==> flow/design.v <==
module uart_rx #(
    parameter CLOCKS_PER_PULSE = 4 ,  
              BITS_PER_WORD = 8,  
              W_OUT = 24  
) (
    input clk,rst_n,rx,
    output reg m_valid,
    output reg [W_OUT-1:0] m_data 
);
    localparam  IDLE    = 2'b00, 
                START   = 2'b01, 
                DATA    = 2'b10, 
                STOP    = 2'b11;
  	reg [1:0] state; 
    localparam NUM_WORDS = W_OUT / BITS_PER_WORD;
    reg[$clog2(CLOCKS_PER_PULSE)-1:0] c_clocks;
    reg[$clog2(BITS_PER_WORD)-1:0] c_bits;
    reg[$clog2(NUM_WORDS)-1:0] c_words;
    always @(posedge clk or negedge rst_n) begin
        if (!rst_n) begin
            {c_words,c_bits,c_clocks,m_valid,m_data} <= 1'b0;
            state <= IDLE;
        end else begin
            m_valid <= 0;
            case(state)
                IDLE: if(rx == 0)
                    state <= START;
                START: if(c_clocks == CLOCKS_PER_PULSE/2 - 1) begin
                        c_clocks <= 0;
                        state <= DATA;
                    end else begin
                        c_clocks <= c_clocks + 1;
                    end
              DATA:   if(c_clocks == CLOCKS_PER_PULSE-1)begin
                            c_clocks <= 0;
                            m_data <= {rx, m_data[W_OUT-1:1]};  
                            if(c_bits == BITS_PER_WORD-1) begin
                                c_bits <= 0;
                                state <= STOP;  
                                if(c_words == NUM_WORDS - 1) begin
                                    m_valid <= 1;  
                                    c_words <= 0;  
                                end else c_words <= c_words + 1;  
                            end else c_bits <= c_bits + 1;  
                        end else c_clocks <= c_clocks + 1;  
                STOP: if(c_clocks == CLOCKS_PER_PULSE - 1) begin
                        c_clocks <= 0;
                        state <= IDLE;  
                    end else c_clocks <= c_clocks + 1;
            endcase
        end
    end        
endmodule
module pwm_9ch #(
    parameter RESOLUTION = 16
)(
    input  wire                 clk,
    input  wire                 rst_n,
    input  wire [RESOLUTION-1:0] duty0,
    input  wire [RESOLUTION-1:0] duty1,
    input  wire [RESOLUTION-1:0] duty2,
    input  wire [RESOLUTION-1:0] duty3,
    input  wire [RESOLUTION-1:0] duty4,
    input  wire [RESOLUTION-1:0] duty5,
    input  wire [RESOLUTION-1:0] duty6,
    input  wire [RESOLUTION-1:0] duty7,
    input  wire [RESOLUTION-1:0] duty8,
    output reg  [8:0]           pwm_out
);
    reg [RESOLUTION-1:0] counter;
    always @(posedge clk or negedge rst_n) begin
        if (!rst_n)
            counter <= {RESOLUTION{1'b0}};
        else
            counter <= counter + 1;
    end
    always @(posedge clk or negedge rst_n) begin
        if (!rst_n) begin
            pwm_out <= 9'b0;
        end else begin
            pwm_out[0] <= (counter < duty0);
            pwm_out[1] <= (counter < duty1);
            pwm_out[2] <= (counter < duty2);
            pwm_out[3] <= (counter < duty3);
            pwm_out[4] <= (counter < duty4);
            pwm_out[5] <= (counter < duty5);
            pwm_out[6] <= (counter < duty6);
            pwm_out[7] <= (counter < duty7);
            pwm_out[8] <= (counter < duty8);
        end
    end
endmodule
module sev_seg_decorder(
    input [3:0] digit,
    output reg [6:0] seg
);
    always @(*)begin
        case(digit)
           4'd0: seg  = 7'b1000000;  
            4'd1: seg  = 7'b1111001;  
            4'd2: seg  = 7'b0100100;  
            4'd3: seg  = 7'b0110000;  
            4'd4: seg  = 7'b0011001;  
            4'd5: seg  = 7'b0010010;  
            4'd6: seg  = 7'b0000010;  
            4'd7: seg  = 7'b1111000;  
            4'd8: seg  = 7'b0000000;  
            4'd9: seg  = 7'b0010000;  
            4'd10: seg = 7'b0001000;  
            4'd11: seg = 7'b0000011;  
            4'd12: seg = 7'b1000110;  
            4'd13: seg = 7'b0100001;  
            4'd14: seg = 7'b0000110;  
            4'd15: seg = 7'b0001110;  
            default: seg = 7'b0111111;  
        endcase 
        end
endmodule
module uart_pwm_data_store #(
    parameter WIDTH = 16,
    parameter CHANNELS = 9
)(
    input  wire              clk,
    input  wire              rst_n,
    input  wire              rx_valid,
    input  wire [WIDTH-1:0]  rx_data,
    output reg  [3:0]        pkt_count,
    output reg [WIDTH-1:0] duty0,
    output reg [WIDTH-1:0] duty1,
    output reg [WIDTH-1:0] duty2,
    output reg [WIDTH-1:0] duty3,
    output reg [WIDTH-1:0] duty4,
    output reg [WIDTH-1:0] duty5,
    output reg [WIDTH-1:0] duty6,
    output reg [WIDTH-1:0] duty7,
    output reg [WIDTH-1:0] duty8
);
    reg [WIDTH-1:0] duty_reg [0:CHANNELS-1];
    integer k;
    always @(posedge clk or negedge rst_n) begin
        if (!rst_n) begin
            pkt_count <= 4'd0;
            for (k = 0; k < CHANNELS; k = k + 1)
                duty_reg[k] <= {WIDTH{1'b0}};
            duty0 <= 0; duty1 <= 0; duty2 <= 0;
            duty3 <= 0; duty4 <= 0; duty5 <= 0;
            duty6 <= 0; duty7 <= 0; duty8 <= 0;
        end else if (rx_valid) begin
            duty_reg[pkt_count] <= rx_data;
            duty0 <= duty_reg[0];
            duty1 <= duty_reg[1];
            duty2 <= duty_reg[2];
            duty3 <= duty_reg[3];
            duty4 <= duty_reg[4];
            duty5 <= duty_reg[5];
            duty6 <= duty_reg[6];
            duty7 <= duty_reg[7];
            duty8 <= duty_reg[8];
            if (pkt_count == CHANNELS-1)
                pkt_count <= 4'd0;
            else
                pkt_count <= pkt_count + 1;
        end
    end
endmodule
module uart_pwm_top (
    input  wire        clk,         
    input  wire        rst_n,       
    input  wire        uart_rx,     
    output wire [8:0]  pwm_out,     
    output wire [6:0] seg0,
    output wire [6:0] seg1,
    output wire [6:0] seg2,
    output wire [6:0] seg3,
    output wire [3:0] pkt_count
);
    wire        rx_valid;
    wire [15:0] rx_data;
    uart_rx #(.CLOCKS_PER_PULSE(434),  
              .BITS_PER_WORD(8), 
              .W_OUT(16) 
    ) uart_rx_inst (
        .clk(clk),
        .rst_n(rst_n),
        .rx(uart_rx),
        .m_data(rx_data),
        .m_valid(rx_valid)
    );
    wire [15:0] duty0, duty1, duty2, duty3, duty4, duty5, duty6, duty7, duty8;
    uart_pwm_data_store #(
        .WIDTH(16),
        .CHANNELS(9)
    ) data_store_inst (
        .clk(clk),
        .rst_n(rst_n),
        .rx_valid(rx_valid),
        .rx_data(rx_data),
        .pkt_count(pkt_count),
        .duty0(duty0), .duty1(duty1), .duty2(duty2),
        .duty3(duty3), .duty4(duty4), .duty5(duty5),
        .duty6(duty6), .duty7(duty7), .duty8(duty8)
    );
    pwm_9ch #(
        .RESOLUTION(16)
    ) pwm_inst (
        .clk(clk),
        .rst_n(rst_n),
        .duty0(duty0),
        .duty1(duty1),
        .duty2(duty2),
        .duty3(duty3),
        .duty4(duty4),
        .duty5(duty5),
        .duty6(duty6),
        .duty7(duty7),
        .duty8(duty8),
        .pwm_out(pwm_out)
    );
    wire [3:0] digit0 = rx_data[3:0];     
    wire [3:0] digit1 = rx_data[7:4];
    wire [3:0] digit2 = rx_data[11:8];
    wire [3:0] digit3 = rx_data[15:12];   
    sev_seg_decorder seg_inst0 (.digit(digit0), .seg(seg0));
    sev_seg_decorder seg_inst1 (.digit(digit1), .seg(seg1));
    sev_seg_decorder seg_inst2 (.digit(digit2), .seg(seg2));
    sev_seg_decorder seg_inst3 (.digit(digit3), .seg(seg3));
endmodule
Reports on uart_pwm_top
Each step is given for the RTL above and for the edited RTL. Lines under "unedited" count in the file above, lines under "edited" in the edited file. "change" is "edited" less "unedited", of the values as shown; "rel. change" is that difference over "unedited", in percent. Operators: Yosys type, input widths -> output width; for muxes data width and select width s. Library cell names are shortened. The mark n/a stands for no value.

Top module: uart_pwm_top. Clock: clk. Library: sky130hd. Corner: tt_025C_1v80.

The edit
The edit as a unified diff against the file above. A script made this edit. It changes what the design does and was not meant as an optimisation.

```diff
@@ -224,4 +224,7 @@
     sev_seg_decorder seg_inst1 (.digit(digit1), .seg(seg1));
     sev_seg_decorder seg_inst2 (.digit(digit2), .seg(seg2));
-    sev_seg_decorder seg_inst3 (.digit(digit3), .seg(seg3));
-endmodule
+    wire [6:0] seg3_m, seg3_s;
+    sev_seg_decorder seg_inst3 (.digit(digit3), .seg(seg3_m));
+    sev_seg_decorder seg_inst3_twin (.digit(~digit3), .seg(seg3_s));
+    assign seg3 = seg3_m ^ seg3_s;
+endmodule
```

Elaborated design
Source: Yosys, flattened and elaborated. Widths are those after wreduce. Registers that Yosys merges into a memory's read port (data or address) are not register bits. Print and check cells do not count. Equal cells are merged and count once. Memory sizes are those after Yosys's memory passes, which may raise the word count (mostly to a power of two), join words into wider ones and drop unused or constant bits.

Word-level totals: register bits (unedited 349, edited 349, change 0, rel. change 0.00%); bits in read-only memories (unedited 448, edited 560, change +112, rel. change +25.00%); memory cells (unedited 4, edited 5, change +1, rel. change +25.00%); bits of input ports (unedited 3, edited 3, change 0, rel. change 0.00%); output and inout bits (unedited 41, edited 41, change 0, rel. change 0.00%); cells after elaboration (unedited 97, edited 100, change +3, rel. change +3.09%).

Memories: words x width with read and write ports (unedited 16x7 r1 w0; 16x7 r1 w0; 16x7 r1 w0; 16x7 r1 w0, edited 16x7 r1 w0; 16x7 r1 w0; 16x7 r1 w0; 16x7 r1 w0; 16x7 r1 w0).

Operators by class: add/sub/neg operators (unedited 5, edited 5, change 0, rel. change 0.00%); $lt $le $gt $ge (unedited 9, edited 9, change 0, rel. change 0.00%); equal/unequal tests (unedited 19, edited 19, change 0, rel. change 0.00%); mux-type cells (unedited 16, edited 16, change 0, rel. change 0.00%); bitwise operators (unedited 0, edited 2, change +2); reduce/logical cells (unedited 17, edited 17, change 0, rel. change 0.00%).

Operators with widths: $not 4->4 (unedited 0, edited 1, change +1); $xor 7x7->7 (unedited 0, edited 1, change +1).

Unchanged operator kinds not shown: 32.

Depth
Longest topological path by Yosys (ltp), each cell counted once; first at word level (registers and memories cut), then after technology mapping (sequential cells cut; the memories' decode and read muxes count).

Logic depth: depth in word-level cells (unedited 4, edited 4, change 0, rel. change 0.00%); ABC_AREA (unedited 0, edited 0); mapped depth (unedited 7, edited 7, change 0, rel. change 0.00%); gate-level depth less buffers (unedited 6, edited 6, change 0, rel. change 0.00%).

Netlist
Source: synth_stat.txt of the flow (Yosys; design flattened, memories mapped). It holds for the ABC_AREA given above (unset counts as 0); a run with the other value may have another netlist.

Synthesis totals: mapped cells (unedited 1615, edited 1618, change +3, rel. change +0.19%); mapped area (µm²) (unedited 17459.2, edited 17534.3, change +75.1, rel. change +0.43%); sequential part of the area (µm²) (unedited 8784.7, edited 8784.7, change 0.0, rel. change 0.00%); mapped flip-flops (unedited 351, edited 351, change 0, rel. change 0.00%); buffer cells (unedited 74, edited 70, change -4, rel. change -5.41%).

Cells by type: mux2_2 (unedited 108, edited 149, change +41, rel. change +37.96%); mux2_1 (unedited 41, edited 0, change -41, rel. change -100.00%); buf_6 (unedited 10, edited 1, change -9, rel. change -90.00%); xnor2_1 (unedited 13, edited 21, change +8, rel. change +61.54%); nand2_1 (unedited 191, edited 184, change -7, rel. change -3.66%); mux2_4 (unedited 0, edited 6, change +6); nand2_2 (unedited 0, edited 5, change +5); nand2_4 (unedited 4, edited 0, change -4, rel. change -100.00%); nor2_1 (unedited 41, edited 38, change -3, rel. change -7.32%); mux2i_1 (unedited 9, edited 12, change +3, rel. change +33.33%); o22ai_1 (unedited 9, edited 6, change -3, rel. change -33.33%); buf_2 (unedited 5, edited 8, change +3, rel. change +60.00%); o21ai_0 (unedited 187, edited 185, change -2, rel. change -1.07%); ha_1 (unedited 169, edited 171, change +2, rel. change +1.18%); a21oi_1 (unedited 40, edited 42, change +2, rel. change +5.00%); and3_1 (unedited 11, edited 13, change +2, rel. change +18.18%); o311ai_1 (unedited 5, edited 3, change -2, rel. change -40.00%); o311ai_0 (unedited 4, edited 6, change +2, rel. change +50.00%).

Unchanged cell types not shown: 20. The list need not be complete. The figures by module come from a second, unflattened synthesis with its own total; it is not the netlist above.

Unflattened totals: cells (unflattened synthesis) (unedited 1424, edited 1468, change +44, rel. change +3.09%); area (unflattened synthesis) (µm²) (unedited 18089.8, edited 18440.2, change +350.4, rel. change +1.94%).

Rows give one instance, submodules left out.

By module, unedited: uart_pwm_data_store (times used 1, cells 639, area 11111.9 µm², sequential area 7307.0 µm²); pwm_9ch (RESOLUTION=16) (times used 1, cells 526, area 4274.1 µm², sequential area 625.6 µm²); uart_rx (times used 1, cells 127, area 1607.8 µm², sequential area 852.1 µm²); sev_seg_decorder (times used 4, cells 33, area 274.0 µm², sequential area 0.0 µm²); uart_pwm_top (times used 1, cells 0, area 0.0 µm², sequential area 0.0 µm²).

By module, edited: uart_pwm_data_store (times used 1, cells 639, area 11111.9 µm², sequential area 7307.0 µm²); pwm_9ch (RESOLUTION=16) (times used 1, cells 526, area 4274.1 µm², sequential area 625.6 µm²); uart_rx (times used 1, cells 127, area 1607.8 µm², sequential area 852.1 µm²); sev_seg_decorder (times used 5, cells 33, area 274.0 µm², sequential area 0.0 µm²); uart_pwm_top (times used 1, cells 11, area 76.3 µm², sequential area 0.0 µm²).

Worst setup path after synthesis
OpenSTA on the mapped netlist: ideal clock, no wires. The path of least setup slack (recovery checks aside). Input and output delay are each 20% of the period. Register names are those of the netlist, which keeps one name where synthesis merged equal registers.

Path post-synthesis: kind (unedited register to output, edited register to output); start (unedited register uart_rx_inst.m_data[4], edited register uart_rx_inst.m_data[12]); end (unedited output seg1[3], edited output seg3[1]); period (ns) (unedited 20.0, edited 20.0, change 0.0, rel. change 0.00%); external output delay (ns) (unedited 4.000, edited 4.000, change 0.000, rel. change 0.00%); launch time at the first pin (ns) (unedited 0.000, edited 0.000, change 0.000); arrival time (ns) (unedited 1.295, edited 1.530, change +0.235, rel. change +18.15%); data required time (ns) (unedited 16.000, edited 16.000, change 0.000, rel. change 0.00%); path slack (ns) (unedited 14.705, edited 14.470, change -0.235); path delay (ns) (unedited 1.295, edited 1.530, change +0.235, rel. change +18.15%); stages (unedited 5, edited 6, change +1, rel. change +20.00%); path buffers (unedited 0, edited 0, change 0); synthesis period reached (ns) (unedited 5.295, edited 5.53, change +0.235, rel. change +4.44%).

"path delay" is the arrival time less input delay plus setup time. A path that ends at an output port has no setup time. "stages" counts driving pins, that of a launching flip-flop among them; a cell with two outputs on the path counts twice. "synthesis period reached" is the clock period less the worst setup slack; recovery checks do not enter. This is arithmetic on one report: input and output delays are still those of the set period (20% each). The rows between start and end are the longest chain of elaborated cells between them; the timing report does not say that the signal goes this way. Where chains are equally long, one stands for them. A line is the first line of the expression or statement that the cell stems from. Yosys adds cells for indexed reads and writes and turns some case tables into memories. A memory read counts as a cell of the chain, while the word-level depth stops at memories.

Between the ends, post-synthesis, unedited:
Path through: dfrtp_1 > inv_1 > ha_1 > inv_1 > mux4_2. Cells in the longest elaborated chain: 1. Under elaborated cells between the ends (all ways) stands 1. Under RTL lines with such cells stands 1. Classes of those cells: 1 x memory.

RTL lines, path post-synthesis, unedited: start: declaration (line 8) `output reg [W_OUT-1:0] m_data`; start: assignment (line 36) `m_data <= {rx, m_data[W_OUT-1:1]};`; $mem_v2 16x7 (line 98) `case(digit)`; end: declaration (line 172) `output wire [6:0] seg1,`.

Between the ends, post-synthesis, edited:
Path through: dfrtp_1 > inv_1 > ha_1 > o21ai_0 > o31ai_1 > a221o_1. Cells in the longest elaborated chain: 3. Under elaborated cells between the ends (all ways) stands 4. Under RTL lines with such cells stands 3. Classes of those cells: 2 x logic; 2 x memory.

RTL lines, path post-synthesis, edited: start: declaration (line 8) `output reg [W_OUT-1:0] m_data`; start: assignment (line 36) `m_data <= {rx, m_data[W_OUT-1:1]};`; $not 4->4 (line 228) `sev_seg_decorder seg_inst3_twin (.digit(~digit3), .seg(seg3_s));`; $mem_v2 16x7 (line 98) `case(digit)`; $xor 7x7->7 (line 229) `assign seg3 = seg3_m ^ seg3_s;`; end: declaration (line 174) `output wire [6:0] seg3,`.

Path in the finished layout
Path of least setup slack in the final report of each run of pair 1 (OpenROAD, finished layout, wires in). Where an end is a register, its clock arrival counts in the times.

Path post-layout: kind (unedited register to output, edited register to output); start (unedited register uart_rx_inst.m_data[12], edited register uart_rx_inst.m_data[12]); end (unedited output seg3[3], edited output seg3[1]); period (ns) (unedited 6.82, edited 6.82, change 0.00, rel. change 0.00%); external output delay (ns) (unedited 1.36, edited 1.36, change 0.00, rel. change 0.00%); launch time at the first pin (ns) (unedited 0.52, edited 0.53, change +0.01, rel. change +1.92%); arrival time (ns) (unedited 2.78, edited 3.14, change +0.36, rel. change +12.95%); data required time (ns) (unedited 5.46, edited 5.46, change 0.00, rel. change 0.00%); path slack (ns) (unedited 2.68, edited 2.32, change -0.36); stages (unedited 6, edited 7, change +1, rel. change +16.67%); path buffers (unedited 1, edited 1, change 0, rel. change 0.00%).

The rows between start and end are the longest chain of elaborated cells between them; the timing report does not say that the signal goes this way. Where chains are equally long, one stands for them. A memory read counts as a cell of the chain, while the word-level depth stops at memories.

Between the ends, post-layout, unedited:
Path through: dfrtp_1 > inv_1 > ha_1 > inv_1 > mux4_2 > clkdlybuf4s50_1. Cells in the longest elaborated chain: 1. Under elaborated cells between the ends (all ways) stands 1. Under RTL lines with such cells stands 1. Classes of those cells: 1 x memory.

RTL lines, path post-layout, unedited: start: declaration (line 8) `output reg [W_OUT-1:0] m_data`; start: assignment (line 36) `m_data <= {rx, m_data[W_OUT-1:1]};`; $mem_v2 16x7 (line 98) `case(digit)`; end: declaration (line 174) `output wire [6:0] seg3,`.

Between the ends, post-layout, edited:
Path through: dfrtp_1 > inv_1 > ha_1 > or3_1 > o21ai_0 > a221o_1 > clkdlybuf4s50_1. Cells in the longest elaborated chain: 3. Under elaborated cells between the ends (all ways) stands 4. Under RTL lines with such cells stands 3. Classes of those cells: 2 x logic; 2 x memory.

RTL lines, path post-layout, edited: start: declaration (line 8) `output reg [W_OUT-1:0] m_data`; start: assignment (line 36) `m_data <= {rx, m_data[W_OUT-1:1]};`; $not 4->4 (line 228) `sev_seg_decorder seg_inst3_twin (.digit(~digit3), .seg(seg3_s));`; $mem_v2 16x7 (line 98) `case(digit)`; $xor 7x7->7 (line 229) `assign seg3 = seg3_m ^ seg3_s;`; end: declaration (line 174) `output wire [6:0] seg3,`.

Flow runs
Both versions went through the flow (Yosys, OpenROAD) with the same settings in each pair. Constraints: input delay and output delay 20% of the set period each, output load 0.01 pF.

Flow settings, pair 1:
CORE_UTILIZATION: 40. The figure for period_ns is 6.82. CAP_MARGIN: 20. CORE_MARGIN: 2. The entry for SLEW_MARGIN reads 20.

Results, pair 1: post-synthesis cell area (µm²) (unedited 17459.2, edited 17534.3, change +75.1, rel. change +0.43%); die area (µm²) (unedited 45334.9, edited 45526.8, change +191.9, rel. change +0.42%); standard-cell area of the final layout (µm²) (unedited 19601.3, edited 19819.0, change +217.7, rel. change +1.11%); final utilization (%) (unedited 45.5, edited 45.9, change +0.4); worst setup slack after layout (ns) (unedited 2.675, edited 2.316, change -0.359); total negative slack (ns) (unedited 0.000, edited 0.000, change 0.000); worst hold slack in the final report (ns) (unedited 0.467, edited 0.469, change +0.002); power (W) (unedited 0.004145, edited 0.004278, change +0.000133, rel. change +3.21%); clock period achieved (ns) (unedited 4.145, edited 4.504, change +0.359, rel. change +8.66%).

Flow settings, pair 2:
ABC_AREA: 0. CORE_UTILIZATION: 45. The figure for CTS_CLUSTER_DIAMETER is 359. The figure for GPL_TIMING_DRIVEN is 0. MIN_ROUTING_LAYER: met1. The figure for PLACE_DENSITY is 0.77. The figure for period_ns is 6.05. CAP_MARGIN: 20. CORE_MARGIN: 2. The entry for SLEW_MARGIN reads 20.

Results, pair 2: post-synthesis cell area (µm²) (unedited 17459.2, edited 17534.3, change +75.1, rel. change +0.43%); die area (µm²) (unedited 40388.9, edited 40559.9, change +171.0, rel. change +0.42%); standard-cell area of the final layout (µm²) (unedited 19896.6, edited 19969.2, change +72.6, rel. change +0.36%); final utilization (%) (unedited 51.7, edited 51.8, change +0.1); worst setup slack after layout (ns) (unedited 1.898, edited 1.894, change -0.004); total negative slack (ns) (unedited 0.000, edited 0.000, change 0.000); worst hold slack in the final report (ns) (unedited 0.473, edited 0.470, change -0.003); power (W) (unedited 0.004753, edited 0.004749, change -0.000004, rel. change -0.08%); clock period achieved (ns) (unedited 4.152, edited 4.156, change +0.004, rel. change +0.10%).

"clock period achieved" is the run's clock period less its worst setup slack. It is reckoned from that one timing run; input and output delays stay at 20% of the period that was set. "power" is the tool's figure for a default switching activity; nothing was simulated.
